==> flow/design.v <==
module cordicp(
  x,
  clk,
  rst,
  en,
  lookup,
  y,
  valid);
input [31:0] x;
input clk;
input en;
input rst;
input [2047:0] lookup;
wire [63:0] tab [31:0];
output reg [63:0] y;
output reg valid;
reg [63:0] x_reg;
reg [4:0] counter;
reg [1:0] state;
  parameter E_IDLE  = 2'd0;
  parameter E_CALC  = 2'd1;
always @ (posedge clk) begin
  if (rst == 1'b1) begin
    x_reg <= {16'h00, x, 16'h00};
    y <= 64'h0000_0001_0000_0000;  
    counter <= 4'b0;
    valid <= 1'b0;
    state <= E_IDLE;
  end else begin
  case (state)
    E_IDLE: begin
      x_reg <= {16'h00, x, 16'h00};
      valid <= 1'b0;
      if (en == 1'b1) begin
        state <= E_CALC;
        y <= 64'h0000_0001_0000_0000;  
      end
    end
    E_CALC: begin
      counter <= counter+1;
      if (x_reg > tab[counter]) begin
        x_reg <= x_reg - tab[counter];
        if (counter < 5'd16)
          y <= y << (5'd16 - counter);
        else
          y <= y + (y >> (counter - 5'd15));
      end
      if (counter == 5'd31) begin
        state <= E_IDLE;
        valid <= 1'b1;
      end
    end
  endcase
  end
end
genvar i;
generate
  for (i=0; i<32; i=i+1) begin : U
    assign tab[31-i] = lookup[(i*64+63):i*64];
  end
endgenerate
endmodule
module cordicn(
  x,
  clk,
  rst,
  en,
  lookup,
  y,
  valid);
input [31:0] x;
input clk;
input en;
input rst;
input [2047:0] lookup;
wire [63:0] tab [31:0];
output reg [63:0] y;
output reg valid;
reg [63:0] x_reg;
reg [4:0] counter;
reg [1:0] state;
  parameter E_IDLE  = 2'd0;
  parameter E_CALC  = 2'd1;
always @ (posedge clk) begin
  if (rst == 1'b1) begin
    x_reg <= {16'h00, x, 16'h00};
    y <= 64'h0000_0001_0000_0000;  
    counter <= 4'b0;
    valid <= 1'b0;
    state <= E_IDLE;
  end else begin
  case (state)
    E_IDLE: begin
      x_reg <= {16'h00, x, 16'h00};
      valid <= 1'b0;
      if (en == 1'b1) begin
        state <= E_CALC;
        y <= 64'h0000_0001_0000_0000;  
      end
    end
    E_CALC: begin
      counter <= counter+1;
      if (x_reg > tab[counter]) begin
        x_reg <= x_reg - tab[counter];
        if (counter < 5'd16)
          y <= y >> (5'd16 - counter);
        else
          y <= y - (y >> (counter - 5'd14));
      end
      if (counter == 5'd31) begin
        state <= E_IDLE;
        valid <= 1'b1;
      end 
    end
  endcase
  end
end
genvar i;
generate
  for (i=0; i<32; i=i+1) begin : U
    assign tab[31-i] = lookup[(i*64+63):i*64];
  end
endgenerate
endmodule
module top
(
  clk,
  rst,
  x,
  en,
  epx,
  sinhx,
  coshx,
  valid
);
input             clk;
input             rst;
input      [31:0] x;
input             en;
output reg [31:0] epx;
       reg [31:0] enx;
output reg [31:0] sinhx;
output reg [31:0] coshx;
output reg        valid;
wire [2047:0] lookupp;
wire [2047:0] lookupn;
wire   [31:0] w_sinhx;
wire   [31:0] w_coshx;
wire   [63:0] w_epx;
wire   [63:0] w_enx;
wire          w_valid;
wire          validp;
wire          validn;
cordicp epos (
  .x      (x),
  .clk    (clk),
  .rst    (rst),
  .en     (en),
  .lookup (lookupp),
  .y      (w_epx),
  .valid  (validp)
);
cordicn eneg (
  .x      (x),
  .clk    (clk),
  .rst    (rst),
  .en     (en),
  .lookup (lookupn),
  .y      (w_enx),
  .valid  (validn)
);
always @ (posedge clk) begin
  if (rst == 1'b1) begin
    epx   <= 32'b0;
    enx   <= 32'b0;
    sinhx <= 32'b0;
    coshx <= 32'b0;
    valid <=  1'b0;
  end else begin
  if (validp == 1'b1)
    epx <= w_epx[47:16];
  if (validn == 1'b1)
    enx <= w_enx[47:16];
  sinhx <= w_sinhx;
  coshx <= w_coshx;
  valid <= w_valid;
  end
end
assign w_sinhx = (w_epx [47:16] - w_enx [47:16]) >> 1;
assign w_coshx = (w_epx [47:16] + w_enx [47:16]) >> 1;
assign w_valid = validn & validp;
assign lookupp = { 
  64'h0000_000B_1721_7F7D,    
  64'h0000_000A_65AF_6785,    
  64'h0000_0009_B43D_4F8D,    
  64'h0000_0009_02CB_3795,    
  64'h0000_0008_5159_1F9D,    
  64'h0000_0007_9FE7_07A6,    
  64'h0000_0006_EE74_EFAE,    
  64'h0000_0006_3D02_D7B6,    
  64'h0000_0005_8B90_BFBE,    
  64'h0000_0004_DA1E_A7C6,    
  64'h0000_0004_28AC_8FCE,    
  64'h0000_0003_773A_77D7,    
  64'h0000_0002_C5C8_5FDF,   
  64'h0000_0002_1456_47E7,   
  64'h0000_0001_62E4_2FEF,   
  64'h0000_0000_B172_17F7,   
  64'h0000_0000_67CC_8FB2,   
  64'h0000_0000_391F_EF8F,   
  64'h0000_0000_1E27_076E,  
  64'h0000_0000_0F85_1860, 
  64'h0000_0000_07E0_A6C3, 
  64'h0000_0000_03F8_1516, 
  64'h0000_0000_01FE_02A6, 
  64'h0000_0000_00FF_8055, 
  64'h0000_0000_007F_E00A,
  64'h0000_0000_003F_F801,
  64'h0000_0000_001F_FE00,
  64'h0000_0000_000F_FF80,
  64'h0000_0000_0007_FFE0,
  64'h0000_0000_0003_FFF8,
  64'h0000_0000_0001_FFFE,
  64'h0000_0000_0000_FFFF
  };
assign lookupn = {
    64'h0000_000B_1721_7F7D,      
    64'h0000_000A_65AF_6785,      
    64'h0000_0009_B43D_4F8D,      
    64'h0000_0009_02CB_3795,      
    64'h0000_0008_5159_1F9D,      
    64'h0000_0007_9FE7_07A6,      
    64'h0000_0006_EE74_EFAE,      
    64'h0000_0006_3D02_D7B6,      
    64'h0000_0005_8B90_BFBE,      
    64'h0000_0004_DA1E_A7C6,      
    64'h0000_0004_28AC_8FCE,      
    64'h0000_0003_773A_77D7,      
    64'h0000_0002_C5C8_5FDF,     
    64'h0000_0002_1456_47E7,     
    64'h0000_0001_62E4_2FEF,     
    64'h0000_0000_B172_17F7, 
    64'h0000_0000_49A5_8844, 
    64'h0000_0000_222F_1D04, 
    64'h0000_0000_1085_98B5, 
    64'h0000_0000_0820_AEC4, 
    64'h0000_0000_0408_1596,
    64'h0000_0000_0202_02AE,
    64'h0000_0000_0100_8055,
    64'h0000_0000_0080_200A,
    64'h0000_0000_0040_0801,
    64'h0000_0000_0020_0200,
    64'h0000_0000_0010_0080,
    64'h0000_0000_0008_0020,
    64'h0000_0000_0004_0008,
    64'h0000_0000_0002_0002,
    64'h0000_0000_0001_0000,
    64'h0000_0000_0000_8000
    };
endmodule
* Step by step through the tools: top
Tool output for the design above, in the order of the flow.
Lines are those of the file above, counted from 1.
Operators carry their Yosys type and port widths (W data, S select, Z words).
Library cell names are shortened.
Not given: --
- Design top :: top
- Clock input :: clk
- Standard-cell library :: sky130hd
- Corner :: tt_025C_1v80

* Word-level counts
Source: Yosys, flattened and elaborated, memories not mapped. Widths are those after wreduce. Registers that Yosys merges into a memory's read port (data or address) are not register bits. Print and check cells do not count. Equal cells are merged and count once.
- Flip-flop bits (word level) :: 367
- Input bits :: 35
- Output and inout port bits :: 97
- Eq/ne operators :: 72
- Bitwise gates (word level) :: 1
- Multiplexer cells :: 34
- Shifts and indexed selects :: 4
- Add/sub/neg operators :: 12
- Reduce/logical cells :: 18
- Magnitude comparators :: 4
** Operator list (count)
- $pmux W64 S32 :: 2
- $mux W64 :: 17
- $pmux W64 S2 :: 4
- $shr A64 B5 Y64 :: 3
- $sub A64 B64 Y64 :: 3
- $eq A5 B5 Y1 const B :: 32
- $gt A64 B64 Y1 :: 2
- $mux W48 :: 2
- $eq A5 B4 Y1 const B :: 16
- $shl A64 B5 Y64 :: 1
- $add A64 B64 Y64 :: 1
- $eq A5 B3 Y1 const B :: 8
- $add A32 B32 Y32 :: 1
- $sub A32 B32 Y32 :: 1
- $eq A5 B2 Y1 const B :: 4
- $reduce_and A2 Y1 :: 6
- $reduce_and A3 Y1 :: 4
- $add A5 B1 Y5 const B :: 2
- $eq A5 B1 Y1 const B :: 2
- $sub A5 B4 Y5 const B :: 2
- $sub A5 B5 Y5 const A :: 2
- $lt A5 B5 Y1 const B :: 2
- $logic_not A5 Y1 :: 2
- $ne A2 B1 Y1 const B :: 4
- $pmux W2 S2 :: 2
- $ne A3 B2 Y1 const B :: 2
- $reduce_bool A3 Y1 :: 2
- $mux W2 :: 3
Not listed: further kinds 7, cells in them 13.

* Depth
Longest topological path by Yosys (ltp), each cell counted once; first at word level (registers and memories cut), then after technology mapping (sequential cells cut; the memories' decode and read muxes count).
- Word-level depth :: 12
- ABC_AREA :: 0
- Gate-level depth with buffers :: 35
- Gate-level depth less buffers :: 26

* Synthesis result
Source: synth_stat.txt of the flow (Yosys; design flattened, memories mapped). It holds for the ABC_AREA given above (unset counts as 0); a run with the other value may have another netlist.
The area totals of this step are shown rounded.
** Cell types
- dfxtp_1 :: count 303, area in all 6.07E+03 um2
- mux2i_1 :: count 409, area in all 4.09E+03 um2
- ha_1 :: count 275, area in all 3440.8 um2
- nor2_1 :: count 703, area in all 2.64E+03 um2
- a21oi_1 :: count 515, area in all 2.58E+03 um2
- o21ai_0 :: count 471, area in all 2.36E+03 um2
- nand2_1 :: count 533, area in all 2E+03 um2
- edfxtp_1 :: count 64, area in all 1.92E+03 um2
- xnor2_1 :: count 162, area in all 1.42E+03 um2
- clkbuf_1 :: count 312, area in all 1.17E+03 um2
- a21o_1 :: count 149, area in all 1.12E+03 um2
- xor2_1 :: count 118, area in all 1.03E+03 um2
- mux4_2 :: count 37, area in all 833.299 um2
- a211oi_1 :: count 90, area in all 675.648 um2
- inv_1 :: count 159, area in all 596.822 um2
- nor3_1 :: count 113, area in all 565.542 um2
- nand2b_1 :: count 82, area in all 512.992 um2
- nand3_1 :: count 100, area in all 500.48 um2
Other cell types: 81; their cells: 950.
- Area of sequential cells :: 0.00799 mm2
- Flip-flops :: 367
- Cell count :: 5545
- Buffers :: 391
- Cell area after synthesis :: 0.0404 mm2
By module: a second synthesis without flattening, with its own total; a netlist apart from the flattened one above.
- Cell total of the unflattened synthesis :: 9032
- Area total of the unflattened synthesis :: 0.065 mm2
Rows give one instance, submodules left out.
** By module
- cordicp :: instances 1, cells 4439, area 0.0308 mm2, seq. area 0.00304 mm2
- cordicn :: instances 1, cells 3793, area 0.0277 mm2, seq. area 0.00304 mm2
- top :: instances 1, cells 800, area 0.00645 mm2, seq. area 0.0019 mm2

* Worst setup path after synthesis
Source: OpenSTA report_checks on the synthesized netlist (no wires, ideal clock, input and output delay 20% of the period each), path of least setup slack; recovery checks are left aside. Register names are those of the netlist, which keeps one name where synthesis merged equal registers.
- Path type :: register to register
- Start :: register eneg.counter[0]
- End :: register eneg.y[56]
- Period :: 8.0 ns
- Launch time at the first pin :: 0.000 ns
- Delay of the path :: 7.857 ns
- Data arrival time :: 7.735 ns
- Driving pins on the path :: 32
- Required time :: 7.878 ns
- Setup slack :: 0.143 ns
- Library setup time :: 0.122 ns
- Synthesis period reached :: 7.857 ns
"delay of the path" = arrival - input delay + setup time.
"driving pins on the path" counts driving pins, that of a launching flip-flop among them; a cell with two outputs on the path counts twice.
"synthesis period reached" is the clock period less the worst setup slack; recovery checks do not enter. This is arithmetic on one report: input and output delays are still those of the set period (20% each).
The rows between start and end are the longest chain of elaborated cells between them; the timing report does not say that the signal goes this way. Where chains are equally long, one stands for them.
Each line given opens the expression or statement behind the cell; cells for indexed reads and writes are added by Yosys, which also makes memories of some case tables.
At most two assigning lines are given for a register; there are more.
- Path through :: dfxtp_1 > inv_1 > buf_2 > clkbuf_1 > buf_2 > buf_1 > ha_1 > buf_2 > buf_1 > and2_1 > ha_1 > clkbuf_1 > a21oi_2 > mux2i_1 > buf_2 > buf_2 > clkbuf_1 > a21oi_1 > mux4_2 > ha_1 > clkbuf_1 > nand2_1 > nor3_1 > and3b_1 > a31oi_1 > and4b_1 > nor3_1 > a22oi_1 > a21boi_0 > nor2_1 > xnor2_1 > a221o_1
- Cells in the longest elaborated chain :: 7
** Ends and longest elaborated chain, post-synthesis
- start: declaration :: RTL line 80 : reg [4:0] counter;
- start: assignment :: RTL line 88 : counter <= 4'b0;
- start: assignment :: RTL line 102 : counter <= counter+1;
- $eq A5 B5 Y1 :: RTL line 103 : if (x_reg > tab[counter]) begin
- $pmux W64 S32 :: RTL line 103
- $mux W64 :: RTL line 92 : case (state)
- $mux W64 :: RTL line 85 : if (rst == 1'b1) begin
- $gt A64 B64 Y1 :: RTL line 103
- $mux W64 :: RTL line 103
- $pmux W64 S2 :: RTL line 92
- end: assignment :: RTL line 106 : y <= y >> (5'd16 - counter);
- end: assignment :: RTL line 108 : y <= y - (y >> (counter - 5'd14));
- end: declaration :: RTL line 77 : output reg [63:0] y;

* Timing after layout
From the final timing report of stored run 1: the path of least setup slack in the routed layout; clock arrival at registers is part of the times.
- Path type :: register to register
- Start :: register epos.counter[1]
- End :: register epos.y[44]
- Setup slack :: 0.20 ns
- Library setup time :: 0.08 ns
- Launch time at the first pin :: 0.60 ns
- Driving pins on the path :: 22
- Required time :: 7.32 ns
- Data arrival time :: 7.12 ns
- Period :: 6.84 ns
The rows between start and end are the longest chain of elaborated cells between them; the timing report does not say that the signal goes this way. Where chains are equally long, one stands for them.
At most two assigning lines are given for a register; there are more.
- Path through :: dfxtp_1 > inv_1 > ha_4 > buf_4 > o21ai_0 > o21ai_0 > nor2_1 > nor2_1 > mux2i_1 > mux2i_1 > ha_1 > a21o_1 > a221oi_1 > nand4_1 > a311oi_1 > buf_4 > nor3b_1 > a31oi_1 > o21ai_1 > xnor2_1 > o21ai_1 > a22o_1
- Cells in the longest elaborated chain :: 7
** Ends and longest elaborated chain, after layout
- start: declaration :: RTL line 18 : reg [4:0] counter;
- start: assignment :: RTL line 26 : counter <= 4'b0;
- start: assignment :: RTL line 40 : counter <= counter+1;
- $eq A5 B5 Y1 :: RTL line 41 : if (x_reg > tab[counter]) begin
- $pmux W64 S32 :: RTL line 41
- $mux W64 :: RTL line 30 : case (state)
- $mux W64 :: RTL line 23 : if (rst == 1'b1) begin
- $gt A64 B64 Y1 :: RTL line 41
- $mux W64 :: RTL line 41
- $pmux W64 S2 :: RTL line 30
- end: assignment :: RTL line 44 : y <= y << (5'd16 - counter);
- end: assignment :: RTL line 46 : y <= y + (y >> (counter - 5'd15));
- end: declaration :: RTL line 15 : output reg [63:0] y;

FLOW RESULTS
============

Module top, platform sky130hd: 4 stored runs of the flow (Yosys, OpenROAD) with differing settings, in no particular order. Input and output delays are each 20% of the period that was set; the output load is 0.01 pF.
By "achieved period" is meant the clock period of the run minus its worst setup slack. This is arithmetic on one report: input and output delays are still those of the set period (20% each).
By "allowed time less slack (worst setup path)" is meant the share of the clock period that the worst setup path is allowed (20% is reserved at inputs, 20% at outputs), minus its slack. Clock arrival times at its registers enter into it.
By "power consumption" is meant OpenSTA's value without simulated activity: inputs other than the clock are taken to toggle once in ten clock periods, and the tool carries that through the logic.
The results are shown rounded.

** Stored run 1
- Settings :: CORE_ASPECT_RATIO=1.48; CORE_MARGIN=6; CORE_UTILIZATION=63; CTS_CLUSTER_DIAMETER=379; CTS_CLUSTER_SIZE=53; SLEW_MARGIN=5; period_ns=6.84; CAP_MARGIN=20
- Power consumption :: 10300 µW
- Achieved period :: 6.636 ns
- Sum of negative setup slack :: 0.000 ns
- Post-synthesis cell area :: 0.0404 mm2
- Total die area :: 0.0705 mm2
- Allowed time less slack (worst setup path) :: 6.64 ns
- Critical path type :: register to register
- Standard-cell area after layout :: 0.0432 mm2
- Worst hold slack in the final report :: 0.480 ns
- Worst setup slack after layout :: 0.204 ns
- Final utilization :: 68.3 %

** Stored run 2
- Settings :: ABC_AREA=1; CORE_MARGIN=8; CORE_UTILIZATION=40; PLACE_DENSITY=0.6; TNS_END_PERCENT=30; period_ns=8.0; CAP_MARGIN=20; SLEW_MARGIN=20
- Power consumption :: 14900 µW
- Total die area :: 0.129 mm2
- Sum of negative setup slack :: 0.000 ns
- Standard-cell area after layout :: 0.0515 mm2
- Post-synthesis cell area :: 0.0472 mm2
- Achieved period :: 6.477 ns
- Worst setup slack after layout :: 1.52 ns
- Worst hold slack in the final report :: 0.468 ns
- Allowed time less slack (worst setup path) :: 6.48 ns
- Critical path type :: register to register
- Final utilization :: 43.8 %

** Stored run 3
- Settings :: ABC_AREA=0; CAP_MARGIN=25; CORE_MARGIN=8; CORE_UTILIZATION=40; GPL_ROUTABILITY_DRIVEN=0; GPL_TIMING_DRIVEN=0; HOLD_SLACK_MARGIN=0.24; MAX_ROUTING_LAYER=met4; PLACE_DENSITY=0.6; TNS_END_PERCENT=30; period_ns=8.0; SLEW_MARGIN=20
- Power consumption :: 10500 µW
- Achieved period :: 7.868 ns
- Worst setup slack after layout :: 0.132 ns
- Post-synthesis cell area :: 0.0404 mm2
- Worst hold slack in the final report :: 0.459 ns
- Standard-cell area after layout :: 0.046 mm2
- Total die area :: 0.112 mm2
- Final utilization :: 45.9 %
- Sum of negative setup slack :: 0.000 ns
- Allowed time less slack (worst setup path) :: 7.87 ns
- Critical path type :: register to register

** Stored run 4
- Settings :: ABC_AREA=1; CORE_ASPECT_RATIO=0.83; CORE_MARGIN=4; CTS_CLUSTER_DIAMETER=90; GPL_ROUTABILITY_DRIVEN=0; HOLD_SLACK_MARGIN=0.1; MIN_ROUTING_LAYER=met2; PLACE_DENSITY_LB_ADDON=0.14; SLEW_MARGIN=10; period_ns=8.0; CAP_MARGIN=20; CORE_UTILIZATION=40
- Outcome :: no results, routing failed with GRT-0116
